==> flow/design.v <==
module non_restoring_divider #(
    parameter DATA_WIDTH = 32
) (
    input  logic                    clk_i,
    input  logic                    clk_en_i,
    input  logic                    rst_n_i,
    input  logic [DATA_WIDTH - 1:0] dividend_i,
    input  logic [DATA_WIDTH - 1:0] divisor_i,
    input  logic                    data_valid_i,
    output logic [DATA_WIDTH - 1:0] quotient_o,
    output logic [DATA_WIDTH - 1:0] remainder_o,
    output logic                    divide_by_zero_o,
    output logic                    data_valid_o,
    output logic                    idle_o
);
    localparam COUNTER_WIDTH = $clog2(DATA_WIDTH);
    typedef enum logic [1:0] {IDLE, DIVIDE, RESTORE} fsm_state_t;
    typedef struct packed {
        logic                    rem_sign;
        logic [DATA_WIDTH - 1:0] remainder;
        logic [DATA_WIDTH - 1:0] quotient;
    } result_t;
    fsm_state_t state_CRT, state_NXT;
        always_ff @(posedge clk_i) begin : state_register
            if (!rst_n_i) begin
                state_CRT <= IDLE;
            end else if (clk_en_i) begin
                state_CRT <= state_NXT;
            end
        end : state_register
    result_t partial_CRT, partial_NXT;
    logic [DATA_WIDTH - 1:0] divisor_CRT, divisor_NXT;
        always_ff @(posedge clk_i) begin : datapath_register
            if (clk_en_i) begin
                partial_CRT <= partial_NXT;
                divisor_CRT <= divisor_NXT;
            end
        end : datapath_register
    logic [COUNTER_WIDTH - 1:0] iter_count_CRT, iter_count_NXT;
        always_ff @(posedge clk_i) begin : counter 
            if (clk_en_i) begin
                iter_count_CRT <= iter_count_NXT;
            end
        end : counter 
    logic divide_by_zero_CRT, divide_by_zero_NXT;
        always_ff @(posedge clk_i) begin : status_register
            if (!rst_n_i) begin
                divide_by_zero_CRT <= 1'b0;
            end else if (clk_en_i) begin
                divide_by_zero_CRT <= divide_by_zero_NXT;
            end
        end : status_register
    result_t pair_shifted;
        always_comb begin : fsm_logic 
            divide_by_zero_NXT = divide_by_zero_CRT;
            iter_count_NXT = iter_count_CRT;
            partial_NXT = partial_CRT;
            divisor_NXT = divisor_CRT;
            state_NXT = state_CRT;
            pair_shifted = 'b0;
            remainder_o = partial_CRT.remainder;
            data_valid_o = 1'b0;
            idle_o = 1'b0;
            case (state_CRT) 
                IDLE: begin 
                    if (data_valid_i) begin
                        state_NXT = DIVIDE;
                    end
                    divide_by_zero_NXT = (divisor_i == '0);
                    partial_NXT.rem_sign = 1'b0;
                    partial_NXT.quotient = dividend_i;
                    partial_NXT.remainder = '0;
                    divisor_NXT = divisor_i;
                    iter_count_NXT = '0;
                    idle_o = 1'b1;
                end
                DIVIDE: begin
                    state_NXT = (iter_count_CRT == (DATA_WIDTH - 1)) ? RESTORE : state_CRT;
                    iter_count_NXT = iter_count_CRT + 1;
                    pair_shifted = partial_CRT << 1; 
                    if (partial_CRT.rem_sign) begin
                        {partial_NXT.rem_sign, partial_NXT.remainder} = {pair_shifted.rem_sign, pair_shifted.remainder} + divisor_CRT;
                    end else begin
                        {partial_NXT.rem_sign, partial_NXT.remainder} = {pair_shifted.rem_sign, pair_shifted.remainder} - divisor_CRT;
                    end
                    partial_NXT.quotient = {pair_shifted.quotient[DATA_WIDTH - 1:1], !partial_NXT.rem_sign};
                end
                RESTORE: begin
                    state_NXT = IDLE;
                    data_valid_o = 1'b1;
                    idle_o = 1'b0;
                    if (partial_CRT.rem_sign) begin
                        {partial_NXT.rem_sign, partial_NXT.remainder} = {partial_CRT.rem_sign, partial_CRT.remainder} + divisor_CRT;
                    end
                    remainder_o = partial_NXT.remainder;
                end
            endcase
        end : fsm_logic
    assign quotient_o = partial_CRT.quotient;
    assign divide_by_zero_o = divide_by_zero_CRT;
endmodule
# == Tool chain data of non_restoring_divider ==
# Each step is given for the RTL above and for the edited RTL.
# Lines under "orig" count in the file above, lines under "edited" in the edited file.
# "delta": "edited" minus "orig" as printed here. "rel_change_pct": 100 x difference / "orig".
# Operators: Yosys type, input widths -> output width; for muxes data width and select width s.
# Cell names lack the library's common part.
# Not given: -
# setup
top,non_restoring_divider
clock,clk_i
library,sky130hd
corner,tt_025C_1v80

# == Diff ==
# Unified diff, file above to edited file.
# The edit is scripted: it alters the design's behaviour and was not made to optimise anything.
# begin of diff
@@ -91,5 +91,5 @@
                     idle_o = 1'b0;
                     if (partial_CRT.rem_sign) begin
-                        {partial_NXT.rem_sign, partial_NXT.remainder} = {partial_CRT.rem_sign, partial_CRT.remainder} + divisor_CRT;
+                        {partial_NXT.rem_sign, partial_NXT.remainder} = {partial_CRT.rem_sign, partial_CRT.remainder} | divisor_CRT;
                     end
                     remainder_o = partial_NXT.remainder;
# end of diff

# == After elaboration ==
# Source: Yosys, flattened and elaborated, memories not mapped. Widths are those after wreduce. Registers that Yosys merges into a memory's read port (data or address) are not register bits. Print and check cells do not count. Equal cells are merged and count once.
# bits
element,orig,edited,delta,rel_change_pct
output_inout_bits,67,67,0,0.00
ff_bits,105,105,0,0.00
input_bits,68,68,0,0.00
# classes
element,orig,edited,delta,rel_change_pct
eq_ne,5,5,0,0.00
add_sub_neg,4,3,-1,-25.00
n_reduce_logical,9,9,0,0.00
logic,0,1,1,-
n_mux,13,13,0,0.00
# ops
op,orig,edited,delta,rel_change_pct
$add 33x32->33,2,1,-1,-50.00
$or 33x32->33,0,1,1,-
# Operator kinds equal on both sides are left out: 22.

# == Depth ==
# Depth = most cells in a row (Yosys ltp): at word level without a register or memory, in the mapped netlist without a sequential cell, where the memories' decode and read muxes count.
# logic_depth
element,orig,edited,delta,rel_change_pct
depth_word,5,5,0,0.00
abc_area,0,0,-,-
ltp_mapped,19,18,-1,-5.26
ltp_nobuf,19,17,-2,-10.53

# == Netlist ==
# Source: synth_stat.txt of the flow (Yosys; design flattened, memories mapped). It holds for the ABC_AREA given above (unset counts as 0); a run with the other value may have another netlist.
# synth_totals
element,orig,edited,delta,rel_change_pct
stdcells,933,680,-253,-27.12
yosys_area_um2,8695.8,7065.5,-1630.3,-18.75
buffers,63,53,-10,-15.87
ff_cells,106,106,0,0.00
# types
cell,orig,edited,delta,rel_change_pct
nand2_1,102,59,-43,-42.16
a21oi_1,76,48,-28,-36.84
a21o_1,25,51,26,104.00
ha_1,68,43,-25,-36.76
nor2_1,60,36,-24,-40.00
xnor2_1,36,23,-13,-36.11
xor2_1,48,36,-12,-25.00
inv_1,32,21,-11,-34.38
nor3_1,20,10,-10,-50.00
nand3_1,19,9,-10,-52.63
o21ai_0,60,51,-9,-15.00
mux2i_1,9,0,-9,-100.00
a211oi_1,9,2,-7,-77.78
o22ai_1,9,2,-7,-77.78
o211ai_1,8,1,-7,-87.50
clkbuf_1,25,21,-4,-16.00
a31oi_1,11,7,-4,-36.36
nor2b_1,9,5,-4,-44.44
# Cell types equal on both sides are left out: 11.
# The list need not be complete.

# == Timing after synthesis ==
# Source: OpenSTA report_checks on the synthesized netlist (no wires, ideal clock, input and output delay 20% of the period each), path of least setup slack; recovery checks are left aside. Register names are those of the netlist, which keeps one name where synthesis merged equal registers.
# synth_path
element,orig,edited,delta,rel_change_pct
path_type,reg2out,reg2reg,-,-
startpoint,register partial_CRT,register divisor_CRT[4],-,-
endpoint,output remainder_o[30],register partial_CRT,-,-
setup_time_ps,-,260,-,-
tclk_ps,6000,6000,0,0.00
t_required_ps,4800,5740,940,19.58
n_path_buf,0,0,0,-
arrival_time_ps,2727,3782,1055,38.69
path_slack_ps,2073,1959,-114,-
output_delay_ps,1200,-,-,-
path_delay_ps,2727,4042,1315,48.22
path_stages,12,15,3,25.00
period_less_setup_slack_ps,3927,4041,114,2.90
# "path_delay_ps" is the arrival time less input delay plus setup time.
# At an output port there is no setup time.
# "path_stages" counts driving pins, that of a launching flip-flop among them; a cell with two outputs on the path counts twice.
# "period_less_setup_slack_ps" = period - worst setup slack (recovery checks aside). The figure is calculated, with input and output delays left at 20% of the set period.
# Where an end lacks its bit number, it is one bit of the signal, or one of the new flip-flops if synthesis recoded a state register.
# Between the ends stands the longest chain of elaborated cells between them, by number of cells; it is not shown to be the way that was timed. Of several equally long chains one is given.
# A line is the first line of the expression or statement that the cell stems from. Yosys adds cells for indexed reads and writes and turns some case tables into memories.
# synth_between_orig
path_cell_list,edfxtp_1 -> ha_1 -> fa_1 -> a211oi_1 -> o21ai_0 -> a21oi_1 -> o21ai_1 -> o211ai_2 -> nand2_1 -> a221oi_1 -> xnor2_1 -> a221o_1
elab_chain_len,3
# synth_rtl_orig
element,line,source
start: declaration,31,"result_t partial_CRT, partial_NXT;"
start: assignment,35,partial_CRT <= partial_NXT;
$add 33x32->33,93,"{partial_NXT.rem_sign, partial_NXT.remainder} = {partial_CRT.rem_sign, partial_CRT.remainder} + divisor_CRT;"
$mux 33,92,if (partial_CRT.rem_sign) begin
$mux 32,64,case (state_CRT)
end: declaration,11,"output logic [DATA_WIDTH - 1:0] remainder_o,"
# synth_between_edited
path_cell_list,edfxtp_1 -> or4_4 -> nand2b_1 -> nor2_1 -> a21oi_1 -> nor2_1 -> o21ai_0 -> xor2_1 -> ha_1 -> nand2_1 -> or3_1 -> o41ai_2 -> o221a_2 -> xnor2_1 -> mux2_2
elab_chain_len,5
# synth_rtl_edited
element,line,source
start: declaration,32,"logic [DATA_WIDTH - 1:0] divisor_CRT, divisor_NXT;"
start: assignment,36,divisor_CRT <= divisor_NXT;
$sub 33x32->33,84,"{partial_NXT.rem_sign, partial_NXT.remainder} = {pair_shifted.rem_sign, pair_shifted.remainder} - divisor_CRT;"
$mux 33,81,if (partial_CRT.rem_sign) begin
$mux 33,64,case (state_CRT)
$logic_not 1->1,86,"partial_NXT.quotient = {pair_shifted.quotient[DATA_WIDTH - 1:1], !partial_NXT.rem_sign};"
$pmux 32 s2,64,
end: assignment,35,partial_CRT <= partial_NXT;
end: declaration,31,"result_t partial_CRT, partial_NXT;"

# == Path in the finished layout ==
# From the final timing report of each run of pair A: the path of least setup slack in the routed layout; clock arrival at registers is part of the times.
# The path's times are printed in steps of 10 ps; the period is the one set.
# layout_path
element,orig,edited,delta,rel_change_pct
path_type,reg2out,reg2reg,-,-
startpoint,register divisor_CRT[0],register divisor_CRT[4],-,-
endpoint,output remainder_o[30],register partial_CRT,-,-
output_delay_ps,1050,-,-,-
n_path_buf,1,0,-1,-100.00
setup_time_ps,-,240,-,-
path_slack_ps,290,440,150,-
arrival_time_ps,3900,4920,1020,26.15
t_required_ps,4190,5360,1170,27.92
path_stages,13,17,4,30.77
tclk_ps,5240,5240,0,0.00
# Where an end lacks its bit number, it is one bit of the signal, or one of the new flip-flops if synthesis recoded a state register.
# Between the ends stands the longest chain of elaborated cells between them, by number of cells; it is not shown to be the way that was timed. Of several equally long chains one is given.
# layout_between_orig
path_cell_list,edfxtp_1 -> ha_1 -> fa_1 -> a211oi_2 -> o21ai_0 -> a21oi_1 -> o21ai_1 -> o211ai_2 -> nand2_1 -> a221oi_1 -> xnor2_1 -> a221o_1 -> clkdlybuf4s50_1
elab_chain_len,3
# layout_rtl_orig
element,line,source
start: declaration,32,"logic [DATA_WIDTH - 1:0] divisor_CRT, divisor_NXT;"
start: assignment,36,divisor_CRT <= divisor_NXT;
$add 33x32->33,93,"{partial_NXT.rem_sign, partial_NXT.remainder} = {partial_CRT.rem_sign, partial_CRT.remainder} + divisor_CRT;"
$mux 33,92,if (partial_CRT.rem_sign) begin
$mux 32,64,case (state_CRT)
end: declaration,11,"output logic [DATA_WIDTH - 1:0] remainder_o,"
# layout_between_edited
path_cell_list,edfxtp_1 -> or4_4 -> nand2b_1 -> nor2_1 -> a21oi_1 -> nor2_1 -> o21ai_0 -> xor2_1 -> ha_1 -> a21oi_1 -> a21boi_0 -> a311oi_1 -> a2bb2oi_1 -> o41ai_2 -> o221a_2 -> xnor2_1 -> mux2_2
elab_chain_len,5
# layout_rtl_edited
element,line,source
start: declaration,32,"logic [DATA_WIDTH - 1:0] divisor_CRT, divisor_NXT;"
start: assignment,36,divisor_CRT <= divisor_NXT;
$sub 33x32->33,84,"{partial_NXT.rem_sign, partial_NXT.remainder} = {pair_shifted.rem_sign, pair_shifted.remainder} - divisor_CRT;"
$mux 33,81,if (partial_CRT.rem_sign) begin
$mux 33,64,case (state_CRT)
$logic_not 1->1,86,"partial_NXT.quotient = {pair_shifted.quotient[DATA_WIDTH - 1:1], !partial_NXT.rem_sign};"
$pmux 32 s2,64,
end: assignment,35,partial_CRT <= partial_NXT;
end: declaration,31,"result_t partial_CRT, partial_NXT;"

# == Measured runs ==
# Runs of the flow (Yosys, OpenROAD) on both versions; the two runs of a pair have the same settings. The constraints put input and output delay at 20% of the set period each and load the outputs with 0.01 pF.
# flow_settings_pair_A
period_ns,5.24
CAP_MARGIN,20
CORE_MARGIN,2
CORE_UTILIZATION,40
SLEW_MARGIN,20
# results_pair_A
element,orig,edited,delta,rel_change_pct
finalCellArea_um2,10473.8,8724.6,-1749.2,-16.70
fin_tns_ps,0,0,0,-
power_total_mw,3.013,2.605,-0.408,-13.54
fin_util_frac,0.495,0.504,0.009,-
ws_setup_ps,294,435,141,-
holdWs_ps,506,537,31,-
achievedPeriod_ps,4946,4805,-141,-2.85
synth_chip_area_um2,8695.8,7065.5,-1630.3,-18.75
final_die_area_um2,22935.6,18743.0,-4192.6,-18.28
# flow_settings_pair_B
ABC_AREA,1
CAP_MARGIN,5
CELL_PAD_IN_SITES_GLOBAL_PLACEMENT,2
CORE_UTILIZATION,38
GPL_ROUTABILITY_DRIVEN,0
MAX_ROUTING_LAYER,met5
PLACE_DENSITY,0.66
SETUP_SLACK_MARGIN,0.17
period_ns,3.42
CORE_MARGIN,2
SLEW_MARGIN,20
# results_pair_B
element,orig,edited,delta,rel_change_pct
finalCellArea_um2,15158.3,10516.3,-4642.0,-30.62
fin_tns_ps,0,0,0,-
power_total_mw,5.778,4.439,-1.339,-23.17
fin_util_frac,0.546,0.502,-0.044,-
ws_setup_ps,39,258,219,-
holdWs_ps,481,494,13,-
achievedPeriod_ps,3381,3162,-219,-6.48
synth_chip_area_um2,10699.0,8072.7,-2626.3,-24.55
final_die_area_um2,29513.5,22426.6,-7086.9,-24.01
# "achievedPeriod_ps" means the clock period less the worst setup slack. The figure is calculated, with input and output delays left at 20% of the set period.
# "power_total_mw" is the tool's figure for a default switching activity; nothing was simulated.
